==> flow/design.v <==
module register_async #(
  parameter integer WIDTH                 = 8
) (
  input  wire                             clk,
  input  wire                             reset,
  input  wire                             enable,
  input  wire        [ WIDTH -1 : 0 ]     in,
  output wire        [ WIDTH -1 : 0 ]     out
);
  reg [ WIDTH -1 : 0 ] out_reg;
  always @(posedge clk or posedge reset)
  begin
    if (reset)
      out_reg <= 'b0;
    else if (enable)
      out_reg <= in;
  end
  assign out = out_reg;
endmodule
module signed_adder #(
  parameter integer IN1_WIDTH             = 8,
  parameter integer IN2_WIDTH             = 8,
  parameter integer OUT_WIDTH             = 8
) (
  input  wire signed [ IN1_WIDTH  -1 : 0 ] a,
  input  wire signed [ IN2_WIDTH  -1 : 0 ] b,
  output wire signed [ OUT_WIDTH  -1 : 0 ] out
);
assign out = a + b;
endmodule
module accumulator #(
  parameter integer IN_WIDTH              = 8,
  parameter integer OUT_WIDTH             = 8
) (
  input  wire                             clk,
  input  wire                             reset,
  input  wire                             clear,
  input  wire signed [ IN_WIDTH  -1 : 0 ] in,
  output wire signed [ OUT_WIDTH -1 : 0 ] out
);
wire signed [OUT_WIDTH-1:0] next_out = clear ? in : in + out;
register_async #(
  .WIDTH        ( OUT_WIDTH   )
) acc_reg_inst (
  .clk          ( clk         ),
  .reset        ( reset       ),
  .enable       ( 1'b1        ),
  .in           ( next_out    ),
  .out          ( out         )
);
endmodule
module signed_spatial_mult #(
  parameter integer PRECISION                     = 8,                                    
  parameter integer L_PRECISION                   = 2,                                     
  parameter integer TOP_MODULE                    = 1,                                     
  parameter integer A_SIGN_EXTEND                 = 0,                                     
  parameter integer B_SIGN_EXTEND                 = 0,                                     
  parameter integer IN_WIDTH                      = (PRECISION/L_PRECISION) * PRECISION,   
  parameter integer A_WIDTH                       = IN_WIDTH,                              
  parameter integer B_WIDTH                       = IN_WIDTH,                              
  parameter integer OUT_WIDTH                     = PRECISION * 2 + A_SIGN_EXTEND + B_SIGN_EXTEND,                         
  parameter integer NUM_LEVELS                    = $clog2(PRECISION/L_PRECISION),         
  parameter integer MODE_WIDTH                    = 2 * NUM_LEVELS,                        
  parameter integer HALF_PRECISION                = PRECISION / 2                          
) (
  input                                           clk,
  input                                           reset,
  input  wire        [ 2              -1 : 0 ]    prev_level_mode,
  input  wire        [ MODE_WIDTH     -1 : 0 ]    mode,
  input  wire        [ A_WIDTH        -1 : 0 ]    a,
  input  wire        [ B_WIDTH        -1 : 0 ]    b,
  output wire        [ OUT_WIDTH      -1 : 0 ]    out
);
genvar ii, jj, kk;
generate
    wire [2-1:0] higher_level_mode;
    if (TOP_MODULE == 1)
      assign higher_level_mode = 2'b0;
    else
      assign higher_level_mode = prev_level_mode;
    localparam integer A_SIGNED_WIDTH = A_WIDTH + A_SIGN_EXTEND;
    localparam integer B_SIGNED_WIDTH = B_WIDTH + B_SIGN_EXTEND;
    wire signed [ A_SIGNED_WIDTH -1 : 0 ] a_signed;
    wire signed [ B_SIGNED_WIDTH -1 : 0 ] b_signed;
    wire signed [ OUT_WIDTH      -1 : 0 ] out_signed;
    wire a_mode, b_mode;
    assign {a_mode, b_mode} = prev_level_mode;
    assign a_signed = {a_mode && a[IN_WIDTH-1], a};
    assign b_signed = {b_mode && b[IN_WIDTH-1], b};
  if (PRECISION == L_PRECISION)
  begin: FULL_PRECISION  
    assign out_signed = a_signed * b_signed;
    assign out = out_signed;
  end
  else
  begin: LP_MULT_INST
    wire [1:0] curr_level_mode = mode[MODE_WIDTH-1:MODE_WIDTH-2];
    localparam integer LP_MULT_IN_W = IN_WIDTH / 4;
    wire [ LP_MULT_IN_W - 1 : 0 ] a_0;
    wire [ LP_MULT_IN_W - 1 : 0 ] a_1;
    wire [ LP_MULT_IN_W - 1 : 0 ] a_2;
    wire [ LP_MULT_IN_W - 1 : 0 ] a_3;
    wire [ LP_MULT_IN_W - 1 : 0 ] b_0;
    wire [ LP_MULT_IN_W - 1 : 0 ] b_1;
    wire [ LP_MULT_IN_W - 1 : 0 ] b_2;
    wire [ LP_MULT_IN_W - 1 : 0 ] b_3;
    localparam integer II_MAX = PRECISION/(L_PRECISION*2);
    localparam integer JJ_MAX = PRECISION/(L_PRECISION*2); 
    if (TOP_MODULE == 1)
    begin: B_TRANSPOSE
      for (ii=0; ii<II_MAX; ii=ii+1)
      begin: LOOP_II
        for (jj=0; jj<JJ_MAX; jj=jj+1)
        begin: LOOP_JJ
          for (kk=0; kk<L_PRECISION; kk=kk+1)
          begin: LOOP_KK
            assign b_0[kk+L_PRECISION*(jj+ii*JJ_MAX)] = b[kk+L_PRECISION*((ii + 0     )+(jj + 0     )*JJ_MAX*2)];
            assign b_1[kk+L_PRECISION*(jj+ii*JJ_MAX)] = b[kk+L_PRECISION*((ii + 0     )+(jj + II_MAX)*JJ_MAX*2)];
            assign b_2[kk+L_PRECISION*(jj+ii*JJ_MAX)] = b[kk+L_PRECISION*((ii + JJ_MAX)+(jj + 0     )*JJ_MAX*2)];
            assign b_3[kk+L_PRECISION*(jj+ii*JJ_MAX)] = b[kk+L_PRECISION*((ii + JJ_MAX)+(jj + II_MAX)*JJ_MAX*2)];
          end
        end
      end
    end else
    begin
      for (ii=0; ii<II_MAX; ii=ii+1)
      begin: LOOP_II
        for (jj=0; jj<JJ_MAX; jj=jj+1)
        begin: LOOP_JJ
          for (kk=0; kk<L_PRECISION; kk=kk+1)
          begin: LOOP_KK
            assign b_0[kk+L_PRECISION*(jj+ii*JJ_MAX)] = b[kk+L_PRECISION*((jj + 0     )+(ii + 0     )*JJ_MAX*2)];
            assign b_1[kk+L_PRECISION*(jj+ii*JJ_MAX)] = b[kk+L_PRECISION*((jj + JJ_MAX)+(ii + 0     )*JJ_MAX*2)];
            assign b_2[kk+L_PRECISION*(jj+ii*JJ_MAX)] = b[kk+L_PRECISION*((jj + 0     )+(ii + II_MAX)*JJ_MAX*2)];
            assign b_3[kk+L_PRECISION*(jj+ii*JJ_MAX)] = b[kk+L_PRECISION*((jj + JJ_MAX)+(ii + II_MAX)*JJ_MAX*2)];
          end
        end
      end
    end
    for (ii=0; ii<II_MAX; ii=ii+1)
    begin: LOOP_II
      for (jj=0; jj<JJ_MAX; jj=jj+1)
      begin: LOOP_JJ
        for (kk=0; kk<L_PRECISION; kk=kk+1)
        begin: LOOP_KK
          assign a_0[kk+L_PRECISION*(jj+ii*JJ_MAX)] = a[kk+L_PRECISION*((jj + 0     )+(ii + 0     )*JJ_MAX*2)];
          assign a_1[kk+L_PRECISION*(jj+ii*JJ_MAX)] = a[kk+L_PRECISION*((jj + JJ_MAX)+(ii + 0     )*JJ_MAX*2)];
          assign a_2[kk+L_PRECISION*(jj+ii*JJ_MAX)] = a[kk+L_PRECISION*((jj + 0     )+(ii + II_MAX)*JJ_MAX*2)];
          assign a_3[kk+L_PRECISION*(jj+ii*JJ_MAX)] = a[kk+L_PRECISION*((jj + JJ_MAX)+(ii + II_MAX)*JJ_MAX*2)];
        end
      end
    end
    wire signed [ PRECISION + 1             + 1             -1 : 0 ] pp_0;
    wire signed [ PRECISION + A_SIGN_EXTEND + 1             -1 : 0 ] pp_1;
    wire signed [ PRECISION + 1             + B_SIGN_EXTEND -1 : 0 ] pp_2;
    wire signed [ PRECISION + A_SIGN_EXTEND + B_SIGN_EXTEND -1 : 0 ] pp_3;
    wire [MODE_WIDTH-3:0] lower_level_mode;
    if (PRECISION == L_PRECISION*2)
    begin: LAST_LEVEL
      assign lower_level_mode = 'b0;
    end
    else
    begin: NEXT_LEVEL
      assign lower_level_mode = mode[MODE_WIDTH-3:0];
    end
    wire [2-1:0] m0_sign_mode;
    wire [2-1:0] m1_sign_mode;
    wire [2-1:0] m2_sign_mode;
    wire [2-1:0] m3_sign_mode;
    assign m0_sign_mode = curr_level_mode;
    assign m1_sign_mode = {higher_level_mode[1], curr_level_mode[0]};
    assign m2_sign_mode = {curr_level_mode[1], higher_level_mode[0]};
    assign m3_sign_mode = higher_level_mode;
    signed_spatial_mult #(HALF_PRECISION, L_PRECISION, 0, 1            , 1            ) m0 (clk, reset, m0_sign_mode, lower_level_mode, a_0, b_0, pp_0);
    signed_spatial_mult #(HALF_PRECISION, L_PRECISION, 0, A_SIGN_EXTEND, 1            ) m1 (clk, reset, m1_sign_mode, lower_level_mode, a_1, b_1, pp_1);
    signed_spatial_mult #(HALF_PRECISION, L_PRECISION, 0, 1            , B_SIGN_EXTEND) m2 (clk, reset, m2_sign_mode, lower_level_mode, a_2, b_2, pp_2);
    signed_spatial_mult #(HALF_PRECISION, L_PRECISION, 0, A_SIGN_EXTEND, B_SIGN_EXTEND) m3 (clk, reset, m3_sign_mode, lower_level_mode, a_3, b_3, pp_3);
    wire signed [OUT_WIDTH-1:0] spp_0;
    wire signed [OUT_WIDTH-1:0] spp_1;
    wire signed [OUT_WIDTH-1:0] spp_2;
    wire signed [OUT_WIDTH-1:0] spp_3;
    reg [1:0] s_0;
    reg [1:0] s_1;
    reg [1:0] s_2;
    reg [1:0] s_3;
    always @(*) begin
      case (curr_level_mode)
        0: begin
          s_0 = 2'd0;
          s_1 = 2'd1;
          s_2 = 2'd1;
          s_3 = 2'd2;
        end
        1: begin
          s_0 = 2'd0;
          s_1 = 2'd1;
          s_2 = 2'd0;
          s_3 = 2'd1;
        end
        2: begin
          s_0 = 2'd0;
          s_1 = 2'd0;
          s_2 = 2'd1;
          s_3 = 2'd1;
        end
        3: begin
          s_0 = 2'd0;
          s_1 = 2'd0;
          s_2 = 2'd0;
          s_3 = 2'd0;
        end
      endcase
    end
    assign spp_0 = pp_0 <<< (s_0 * HALF_PRECISION);
    assign spp_1 = pp_1 <<< (s_1 * HALF_PRECISION);
    assign spp_2 = pp_2 <<< (s_2 * HALF_PRECISION);
    assign spp_3 = pp_3 <<< (s_3 * HALF_PRECISION);
    assign out = spp_0 + spp_1 + spp_2 + spp_3;
  end  
  endgenerate
endmodule
module systolic_array #(
  parameter integer ARRAY_N               = 4,
  parameter integer ARRAY_M               = 2,
  parameter integer PMAX                  = 8,
  parameter integer PMIN                  = 2,
  parameter integer ACT_WIDTH             = ARRAY_N * PMAX * (PMAX/PMIN),
  parameter integer WGT_WIDTH             = ARRAY_M * ARRAY_N * PMAX * (PMAX/PMIN),
  parameter integer ACCUMULATOR_WIDTH     = 4 * PMAX,
  parameter integer OUT_WIDTH             = ARRAY_M * ACCUMULATOR_WIDTH,
  parameter integer MODE_WIDTH            = $clog2(PMAX/PMIN) * 2
) (
  input  wire                               clk,
  input  wire                               reset,
  input  wire                               out_valid,
  input  wire                               acc_clear,
  input  wire        [ ACT_WIDTH  -1 : 0 ]  activation_in,
  input  wire        [ WGT_WIDTH  -1 : 0 ]  weight_in,
  input  wire        [ MODE_WIDTH -1 : 0 ]  mode,
  output wire        [ OUT_WIDTH  -1 : 0 ]  activation_out,
  output wire                               activation_valid
);
  localparam integer MULT_IN_WIDTH = PMAX * PMAX / PMIN;
  localparam integer MULT_OUT_WIDTH = 2 * PMAX;
  localparam integer ADDER_OUT_WIDTH = 2 * PMAX + $clog2(ARRAY_N);
  localparam integer SYSTOLIC_OUT_WIDTH = ADDER_OUT_WIDTH * ARRAY_M;
  wire        [ OUT_WIDTH          -1 : 0 ]  accumulator_out;
  wire        [ SYSTOLIC_OUT_WIDTH -1 : 0 ]  systolic_out;
  wire        [ ARRAY_M            -1 : 0 ]  systolic_out_valid;
  wire        [ ARRAY_M            -1 : 0 ]  _systolic_out_valid;
  wire        [ ARRAY_M            -1 : 0 ]  systolic_acc_clear;
  wire        [ ARRAY_M            -1 : 0 ]  _systolic_acc_clear;
  genvar n, m;
  generate
  for (m=0; m<ARRAY_M; m=m+1)
  begin: LOOP_INPUT_FORWARD
    for (n=0; n<ARRAY_N; n=n+1)
    begin: LOOP_OUTPUT_FORWARD
      wire        [ MULT_IN_WIDTH   -1 : 0 ] a;          
      wire        [ MULT_IN_WIDTH   -1 : 0 ] b;          
      wire signed [ MULT_OUT_WIDTH  -1 : 0 ] mult_out;   
      wire signed [ ADDER_OUT_WIDTH -1 : 0 ] mac_out;    
      wire        [ ADDER_OUT_WIDTH -1 : 0 ] adder_out;  
      if (m == 0)
      begin
        assign a = activation_in[n*MULT_IN_WIDTH+:MULT_IN_WIDTH];
      end
      else
      begin
        wire  [ MULT_IN_WIDTH -1 : 0 ] fwd_a;
        assign fwd_a = LOOP_INPUT_FORWARD[m-1].LOOP_OUTPUT_FORWARD[n].a;
        register_async #(MULT_IN_WIDTH) fwd_a_reg (clk, reset, 1'b1, fwd_a, a);
      end
      assign b = weight_in[(n + m*ARRAY_N)*MULT_IN_WIDTH+:MULT_IN_WIDTH];
      signed_spatial_mult #(
       .PRECISION           ( PMAX              ),   
       .L_PRECISION         ( PMIN              ),   
       .TOP_MODULE          ( 1                 )    
      ) mult_inst (
        .clk                ( clk               ),   
        .reset              ( reset             ),   
        .prev_level_mode    ( 2'b0              ),   
        .mode               ( mode              ),   
        .a                  ( a                 ),   
        .b                  ( b                 ),   
        .out                ( mult_out          )    
      );
      if (n > 0)
      begin: ADD_MULT_OUT
        wire signed [ ADDER_OUT_WIDTH -1 : 0 ] prev_mac_out;
        assign prev_mac_out = LOOP_INPUT_FORWARD[m].LOOP_OUTPUT_FORWARD[n-1].adder_out;
        signed_adder #(
          .IN1_WIDTH        ( MULT_OUT_WIDTH    ),
          .IN2_WIDTH        ( ADDER_OUT_WIDTH   ),
          .OUT_WIDTH        ( ADDER_OUT_WIDTH   )
        ) adder_inst (
          .a                ( mult_out          ),
          .b                ( prev_mac_out      ),
          .out              ( mac_out           )
        );
      end
      else
      begin
        assign mac_out = mult_out;
      end
      wire enable;
      assign enable = 1'b1;
      register_async #(
        .WIDTH              ( ADDER_OUT_WIDTH   )
      ) reg_inst (
        .clk                ( clk               ),   
        .reset              ( reset             ),   
        .enable             ( enable            ),   
        .in                 ( mac_out           ),   
        .out                ( adder_out         )    
      );
      if (n == ARRAY_N - 1)
      begin
        assign systolic_out[m*ADDER_OUT_WIDTH+:ADDER_OUT_WIDTH] = adder_out;
      end
    end
  end
  endgenerate
  register_async #(1) out_valid_delay1 (clk, reset, 1'b1, out_valid, _systolic_out_valid[0]);
  register_async #(1) out_valid_delay2 (clk, reset, 1'b1, _systolic_out_valid[0], systolic_out_valid[0]);
  register_async #(1) acc_clear_delay1 (clk, reset, 1'b1, acc_clear, _systolic_acc_clear[0]);
  assign systolic_acc_clear[0] = _systolic_acc_clear[0];
  genvar i;
  generate
  for (i=1; i<ARRAY_M; i=i+1)
  begin: CLEAR_AND_VALID
    register_async #(1) out_valid_delay2 (clk, reset, 1'b1, systolic_out_valid[i-1], systolic_out_valid[i]);
    register_async #(1) acc_clear_delay1 (clk, reset, 1'b1, systolic_acc_clear[i-1], systolic_acc_clear[i]);
  end
  endgenerate
  assign activation_out = accumulator_out;
  assign activation_valid = |systolic_out_valid;  
  generate
  for (i=0; i<ARRAY_M; i=i+1)
  begin: ACCUMULATOR
    wire acc_clr;
    wire [ADDER_OUT_WIDTH-1:0] acc_in;
    wire [ACCUMULATOR_WIDTH-1:0] acc_out;
    wire acc_out_valid;
    assign acc_clr = systolic_acc_clear[i];
    assign acc_in = systolic_out[i * ADDER_OUT_WIDTH +: ADDER_OUT_WIDTH];
    assign accumulator_out[ACCUMULATOR_WIDTH*i+:ACCUMULATOR_WIDTH] = acc_out;
    assign acc_out_valid = systolic_out_valid[i];
    accumulator #(
      .IN_WIDTH           ( ADDER_OUT_WIDTH     ),
      .OUT_WIDTH          ( ACCUMULATOR_WIDTH   )
    ) acc_inst (
      .clk                ( clk                 ),
      .reset              ( reset               ),
      .clear              ( acc_clr             ),
      .in                 ( acc_in              ),
      .out                ( acc_out             )
    );
  end
  endgenerate
endmodule
Tool chain data of systolic_array --
Tool output for the design above, in the order of the flow. Lines are those of the file above, counted from 1. Not given: --
Inputs: top systolic_array, clock port clk, library sky130hd, corner tt_025C_1v80

Word level --
Source: Yosys, flattened and elaborated, memories not mapped. Widths are those after wreduce; folded enables and synchronous resets count as part of the registers. Registers that Yosys merges into a memory's read port (data or address) are not register bits. Print and check cells do not count. Equal cells are merged and count once.
Cells by class: reductions and logical operators 207, multiply operators 128, shift operators 160, muxes and demuxes 10, equality and inequality tests 6, $add $sub $neg 128
Operator list (number):
- multiplier 3 x 3 -> 6 bit | 72
- adder 9 bit | 48
- adder 16 bit | 24
- <<< shifter 6 x 3 -> 10 bit | 32
- <<< shifter 5 x 3 -> 9 bit | 32
- <<< shifter 6 x 3 -> 9 bit | 32
- <<< shifter 9 x 4 -> 16 bit | 16
- adder 10 bit | 24
- multiplier 2 x 3 -> 5 bit | 24
- multiplier 3 x 2 -> 5 bit | 24
- logical AND 1 bit | 192
- adder 8 bit | 24
- <<< shifter 10 x 4 -> 16 bit | 8
- <<< shifter 5 x 3 -> 8 bit | 16
- <<< shifter 8 x 4 -> 16 bit | 8
- adder 18 x 32 -> 32 bit | 2
- multiplier 2 x 2 -> 4 bit | 8
- <<< shifter 4 x 3 -> 8 bit | 8
- <<< shifter 6 x 3 -> 8 bit | 8
- 2-to-1 mux 32 bit | 2
- adder 16 x 17 -> 18 bit | 2
- adder 16 x 18 -> 18 bit | 2
- adder 16 x 16 -> 17 bit | 2
- OR reduction 2 bit | 11
- parallel mux 2 bit (select 2 bit) | 4
- parallel mux 2 bit (select 3 bit) | 2
- equality test 2 bit with constant B | 4
- OR reduction 4 bit | 2
Other operator kinds: 3; their cells: 6.
Word-level totals: register bits 335, input bits 392

Logic depth --
Yosys ltp: most cells in a row. Word level: on the elaborated netlist, between registers, memories and ports. Mapped: between sequential cells and ports; inverters and the memories' decode and read muxes count.
Depth: word-level depth 12, ABC_AREA 0, depth in mapped cells 44, gate-level depth less buffers 42

Mapped cells and area --
The flow's flattened synthesis, as Yosys stat reports it; memories are mapped. The netlist is that of the ABC_AREA named above (0 if unset); the other value can give another one.
Synthesis totals: sequential area 8383.0 µm², mapped area 82233.9 µm², mapped flip-flops 335, cells in the netlist 9743
Cell types (number):
- sky130_fd_sc_hd__fa_1 | 1155
- sky130_fd_sc_hd__ha_1 | 1047
- sky130_fd_sc_hd__dfrtp_1 | 335
- sky130_fd_sc_hd__inv_1 | 1892
- sky130_fd_sc_hd__xnor2_1 | 629
- sky130_fd_sc_hd__nand2_1 | 1062
- sky130_fd_sc_hd__a21oi_1 | 686
- sky130_fd_sc_hd__nor2_1 | 587
- sky130_fd_sc_hd__xor2_1 | 207
- sky130_fd_sc_hd__o21ai_0 | 275
- sky130_fd_sc_hd__and2_1 | 205
- sky130_fd_sc_hd__a21o_1 | 146
- sky130_fd_sc_hd__or2_2 | 163
- sky130_fd_sc_hd__o21bai_1 | 126
- sky130_fd_sc_hd__mux2i_1 | 93
- sky130_fd_sc_hd__nand3_1 | 181
- sky130_fd_sc_hd__nand2b_1 | 130
- sky130_fd_sc_hd__clkbuf_1 | 190
Other cell types: 50; their cells: 634. By module: a second synthesis without flattening, with its own total; a netlist apart from the flattened one above.
Unflattened totals: cells (unflattened synthesis) 10762, area (unflattened synthesis) 97430.9 µm²
Each row is one instance without its submodules.
By module:
- signed_spatial_mult | instances 72, seq. area 0.0 µm², cells 30, area 260.2 µm²
- signed_spatial_mult | instances 8, seq. area 0.0 µm², cells 226, area 1841.8 µm²
- signed_spatial_mult | instances 8, seq. area 0.0 µm², cells 141, area 1144.8 µm²
- signed_spatial_mult | instances 8, seq. area 0.0 µm², cells 129, area 1052.3 µm²
- signed_spatial_mult | instances 8, seq. area 0.0 µm², cells 129, area 1052.3 µm²
- register_async (WIDTH=32) | instances 6, seq. area 800.8 µm², cells 69, area 1348.8 µm²
- signed_spatial_mult | instances 8, seq. area 0.0 µm², cells 107, area 898.4 µm²
- register_async (WIDTH=18) | instances 8, seq. area 450.4 µm², cells 39, area 725.7 µm²
- signed_adder | instances 6, seq. area 0.0 µm², cells 129, area 918.4 µm²
- accumulator | instances 2, seq. area 0.0 µm², cells 298, area 2079.5 µm²
- signed_spatial_mult | instances 24, seq. area 0.0 µm², cells 12, area 132.6 µm²
- signed_spatial_mult | instances 24, seq. area 0.0 µm², cells 12, area 132.6 µm²
- signed_spatial_mult | instances 8, seq. area 0.0 µm², cells 7, area 76.3 µm²
- register_async (WIDTH=1) | instances 5, seq. area 25.0 µm², cells 3, area 43.8 µm²
- systolic_array | instances 1, seq. area 0.0 µm², cells 3, area 13.8 µm²

Timing after synthesis --
Path of least setup slack by OpenSTA after synthesis, without wires, with an ideal clock, recovery checks aside; 20% of the period is set as input and as output delay. Where synthesis merged equal registers, the netlist keeps one of their names.
Timing after synthesis: kind input -> register, start in mode[1], end reg LOOP_INPUT_FORWARD[1].LOOP_OUTPUT_FORWARD[3].reg_inst.out_reg[17], path slack -0.806 ns, required time 10.866 ns, arrival 11.672 ns, stages 42, clock period 11.0 ns, buffers on the path 4, external input delay 2.200 ns, path delay 9.606 ns, library setup time 0.134 ns, time at the first pin 2.200 ns, period reached after synthesis 11.806 ns
"path delay" is the arrival time less input delay plus setup time. "stages" counts driving pins, that of a launching flip-flop among them; a cell with two outputs on the path counts twice. "period reached after synthesis" = period - worst setup slack (recovery checks aside). The figure is calculated, with input and output delays left at 20% of the set period. The rows between start and end are the longest chain of elaborated cells between them; the timing report does not say that the signal goes this way. Where chains are equally long, one stands for them. Each line given opens the expression or statement behind the cell; cells for indexed reads and writes are added by Yosys, which also makes memories of some case tables.
On the way, after synthesis: cell sequence sky130_fd_sc_hd__clkbuf_1 > sky130_fd_sc_hd__buf_1 > sky130_fd_sc_hd__clkbuf_1 > sky130_fd_sc_hd__clkbuf_1 > sky130_fd_sc_hd__nand3_1 > sky130_fd_sc_hd__inv_1 > sky130_fd_sc_hd__fa_1 > sky130_fd_sc_hd__ha_1 > sky130_fd_sc_hd__ha_1 > sky130_fd_sc_hd__fa_1 > sky130_fd_sc_hd__xnor2_1 > sky130_fd_sc_hd__xnor2_1 > sky130_fd_sc_hd__nand2_1 > sky130_fd_sc_hd__o21a_1 > sky130_fd_sc_hd__fa_1 > sky130_fd_sc_hd__inv_1 > sky130_fd_sc_hd__fa_1 > sky130_fd_sc_hd__inv_1 > [... 6 more ...] > sky130_fd_sc_hd__xnor2_1 > sky130_fd_sc_hd__inv_1 > sky130_fd_sc_hd__nor2_1 > sky130_fd_sc_hd__a21oi_1 > sky130_fd_sc_hd__fa_1 > sky130_fd_sc_hd__fa_1 > sky130_fd_sc_hd__inv_1 > sky130_fd_sc_hd__ha_1 > sky130_fd_sc_hd__nand2_1 > sky130_fd_sc_hd__o21ai_0 > sky130_fd_sc_hd__or4_1 > sky130_fd_sc_hd__and4_1 > sky130_fd_sc_hd__or3_1 > sky130_fd_sc_hd__ha_1 > sky130_fd_sc_hd__and3_1 > sky130_fd_sc_hd__o21ai_0 > sky130_fd_sc_hd__a31o_2 > sky130_fd_sc_hd__xnor3_1, cells in the longest elaborated chain 12
Ends and longest elaborated chain, after synthesis:
- start: declaration | RTL line 239 | input  wire        [ MODE_WIDTH -1 : 0 ]  mode,
- equality test 2 bit | RTL line 187 | case (curr_level_mode)
- OR reduction 4 bit
- 2-to-1 mux 2 bit | RTL line 187
- <<< shifter 6 x 3 -> 10 bit | RTL line 214 | assign spp_0 = pp_0 <<< (s_0 * HALF_PRECISION);
- adder 10 bit x3 | RTL line 218 | assign out = spp_0 + spp_1 + spp_2 + spp_3;
- <<< shifter 10 x 4 -> 16 bit | RTL line 214
- adder 16 bit x3 | RTL line 218
- adder 16 x 18 -> 18 bit | RTL line 29 | assign out = a + b;
- end: assignment | RTL line 14 | out_reg <= 'b0;
- end: assignment | RTL line 16 | out_reg <= in;
- end: declaration | RTL line 10 | reg [ WIDTH -1 : 0 ] out_reg;

Worst path after layout --
Path of least setup slack in the final report of run 1 (OpenROAD, finished layout, wires in). Where an end is a register, its clock arrival counts in the times.
Timing after layout: kind input -> register, start in mode[0], end reg LOOP_INPUT_FORWARD[1].LOOP_OUTPUT_FORWARD[1].reg_inst.out_reg[16], required time 11.48 ns, clock period 10.9 ns, arrival 10.68 ns, external input delay 2.18 ns, stages 44, buffers on the path 9, path slack 0.79 ns, library setup time 0.11 ns, time at the first pin 2.18 ns
The rows between start and end are the longest chain of elaborated cells between them; the timing report does not say that the signal goes this way. Where chains are equally long, one stands for them.
On the way, after layout: cell sequence sky130_fd_sc_hd__buf_12 > sky130_fd_sc_hd__buf_8 > sky130_fd_sc_hd__buf_6 > sky130_fd_sc_hd__buf_12 > sky130_fd_sc_hd__buf_12 > sky130_fd_sc_hd__buf_6 > sky130_fd_sc_hd__nand2_4 > sky130_fd_sc_hd__or2_4 > sky130_fd_sc_hd__fa_1 > sky130_fd_sc_hd__inv_2 > sky130_fd_sc_hd__fa_2 > sky130_fd_sc_hd__ha_4 > sky130_fd_sc_hd__fa_2 > sky130_fd_sc_hd__xnor2_2 > sky130_fd_sc_hd__xnor2_2 > sky130_fd_sc_hd__nand2_1 > sky130_fd_sc_hd__o21a_1 > sky130_fd_sc_hd__fa_1 > [... 8 more ...] > sky130_fd_sc_hd__a21oi_2 > sky130_fd_sc_hd__fa_1 > sky130_fd_sc_hd__inv_2 > sky130_fd_sc_hd__fa_1 > sky130_fd_sc_hd__ha_4 > sky130_fd_sc_hd__nand2_1 > sky130_fd_sc_hd__nand2_2 > sky130_fd_sc_hd__a41oi_4 > sky130_fd_sc_hd__a21oi_2 > sky130_fd_sc_hd__buf_4 > sky130_fd_sc_hd__a21o_1 > sky130_fd_sc_hd__a21oi_1 > sky130_fd_sc_hd__xnor2_1 > sky130_fd_sc_hd__buf_4 > sky130_fd_sc_hd__ha_4 > sky130_fd_sc_hd__inv_1 > sky130_fd_sc_hd__nor3_2 > sky130_fd_sc_hd__a22o_1, cells in the longest elaborated chain 12
Ends and longest elaborated chain, after layout:
- start: declaration | RTL line 239 | input  wire        [ MODE_WIDTH -1 : 0 ]  mode,
- equality test 2 bit | RTL line 187 | case (curr_level_mode)
- OR reduction 4 bit
- 2-to-1 mux 2 bit | RTL line 187
- <<< shifter 6 x 3 -> 10 bit | RTL line 214 | assign spp_0 = pp_0 <<< (s_0 * HALF_PRECISION);
- adder 10 bit x3 | RTL line 218 | assign out = spp_0 + spp_1 + spp_2 + spp_3;
- <<< shifter 10 x 4 -> 16 bit | RTL line 214
- adder 16 bit x3 | RTL line 218
- adder 16 x 16 -> 17 bit | RTL line 29 | assign out = a + b;
- end: assignment | RTL line 14 | out_reg <= 'b0;
- end: assignment | RTL line 16 | out_reg <= in;
- end: declaration | RTL line 10 | reg [ WIDTH -1 : 0 ] out_reg;

Below are 2 stored runs of the flow (Yosys, OpenROAD; platform sky130hd) on systolic_array, each with its settings and what was measured, unordered. Constraints: input delay and output delay 20% of the set period each, output load 0.01 pF.

[run 1] flow files
==> flow/run.sh <==
#!/bin/bash
# the make line also repeats the synthesis and layout settings of config.mk as NAME=value (left out here)
make -C /OpenROAD-flow-scripts/flow DESIGN_CONFIG=/design/flow/config.mk WORK_HOME=/design/flow/orfs CLKGATE_MAP_FILE= finish
==> flow/config.mk <==
export PLATFORM = sky130hd
export DESIGN_NAME = systolic_array
export DESIGN_NICKNAME = systolic_array
export VERILOG_FILES = /design/flow/design.v
export SDC_FILE = /design/flow/constraint.sdc
export NUM_CORES = 4
export LEC_CHECK = 0
export CAP_MARGIN = 20
export CORE_MARGIN = 2
export CORE_UTILIZATION = 40
export SETUP_SLACK_MARGIN = 1.45
export SLEW_MARGIN = 20
==> flow/constraint.sdc <==
create_clock -name core_clock -period 10.9 [get_ports {clk}]
set_input_delay 2.1800 -clock core_clock [delete_from_list [all_inputs] [get_ports {clk}]]
set_output_delay 2.1800 -clock core_clock [all_outputs]
set_load 0.01 [all_outputs]

[run 1] result: total negative slack 0.000 ns; setup slack of the critical path 0.794 ns; final worst hold slack 0.357 ns; netlist area reported by Yosys 82,233.9 µm²; total die area 209,228.0 µm²; final design utilization 54.3 %

[run 2] flow files
==> flow/run.sh <==
#!/bin/bash
# the make line also repeats the synthesis and layout settings of config.mk as NAME=value (left out here)
make -C /OpenROAD-flow-scripts/flow DESIGN_CONFIG=/design/flow/config.mk WORK_HOME=/design/flow/orfs CLKGATE_MAP_FILE= finish
==> flow/config.mk <==
export PLATFORM = sky130hd
export DESIGN_NAME = systolic_array
export DESIGN_NICKNAME = systolic_array
export VERILOG_FILES = /design/flow/design.v
export SDC_FILE = /design/flow/constraint.sdc
export NUM_CORES = 4
export LEC_CHECK = 0
export CAP_MARGIN = 20
export CORE_ASPECT_RATIO = 1.18
export CORE_MARGIN = 2
export CORE_UTILIZATION = 40
export CTS_CLUSTER_SIZE = 79
export GPL_ROUTABILITY_DRIVEN = 0
export MAX_ROUTING_LAYER = met4
export SLEW_MARGIN = 20
export TNS_END_PERCENT = 35
==> flow/constraint.sdc <==
create_clock -name core_clock -period 19.1 [get_ports {clk}]
set_input_delay 3.8200 -clock core_clock [delete_from_list [all_inputs] [get_ports {clk}]]
set_output_delay 3.8200 -clock core_clock [all_outputs]
set_load 0.01 [all_outputs]

[run 2] result: total negative slack 0.000 ns; setup slack of the critical path 4.921 ns; final worst hold slack 0.355 ns; netlist area reported by Yosys 82,233.9 µm²; total die area 209,240.0 µm²; final design utilization 45.0 %
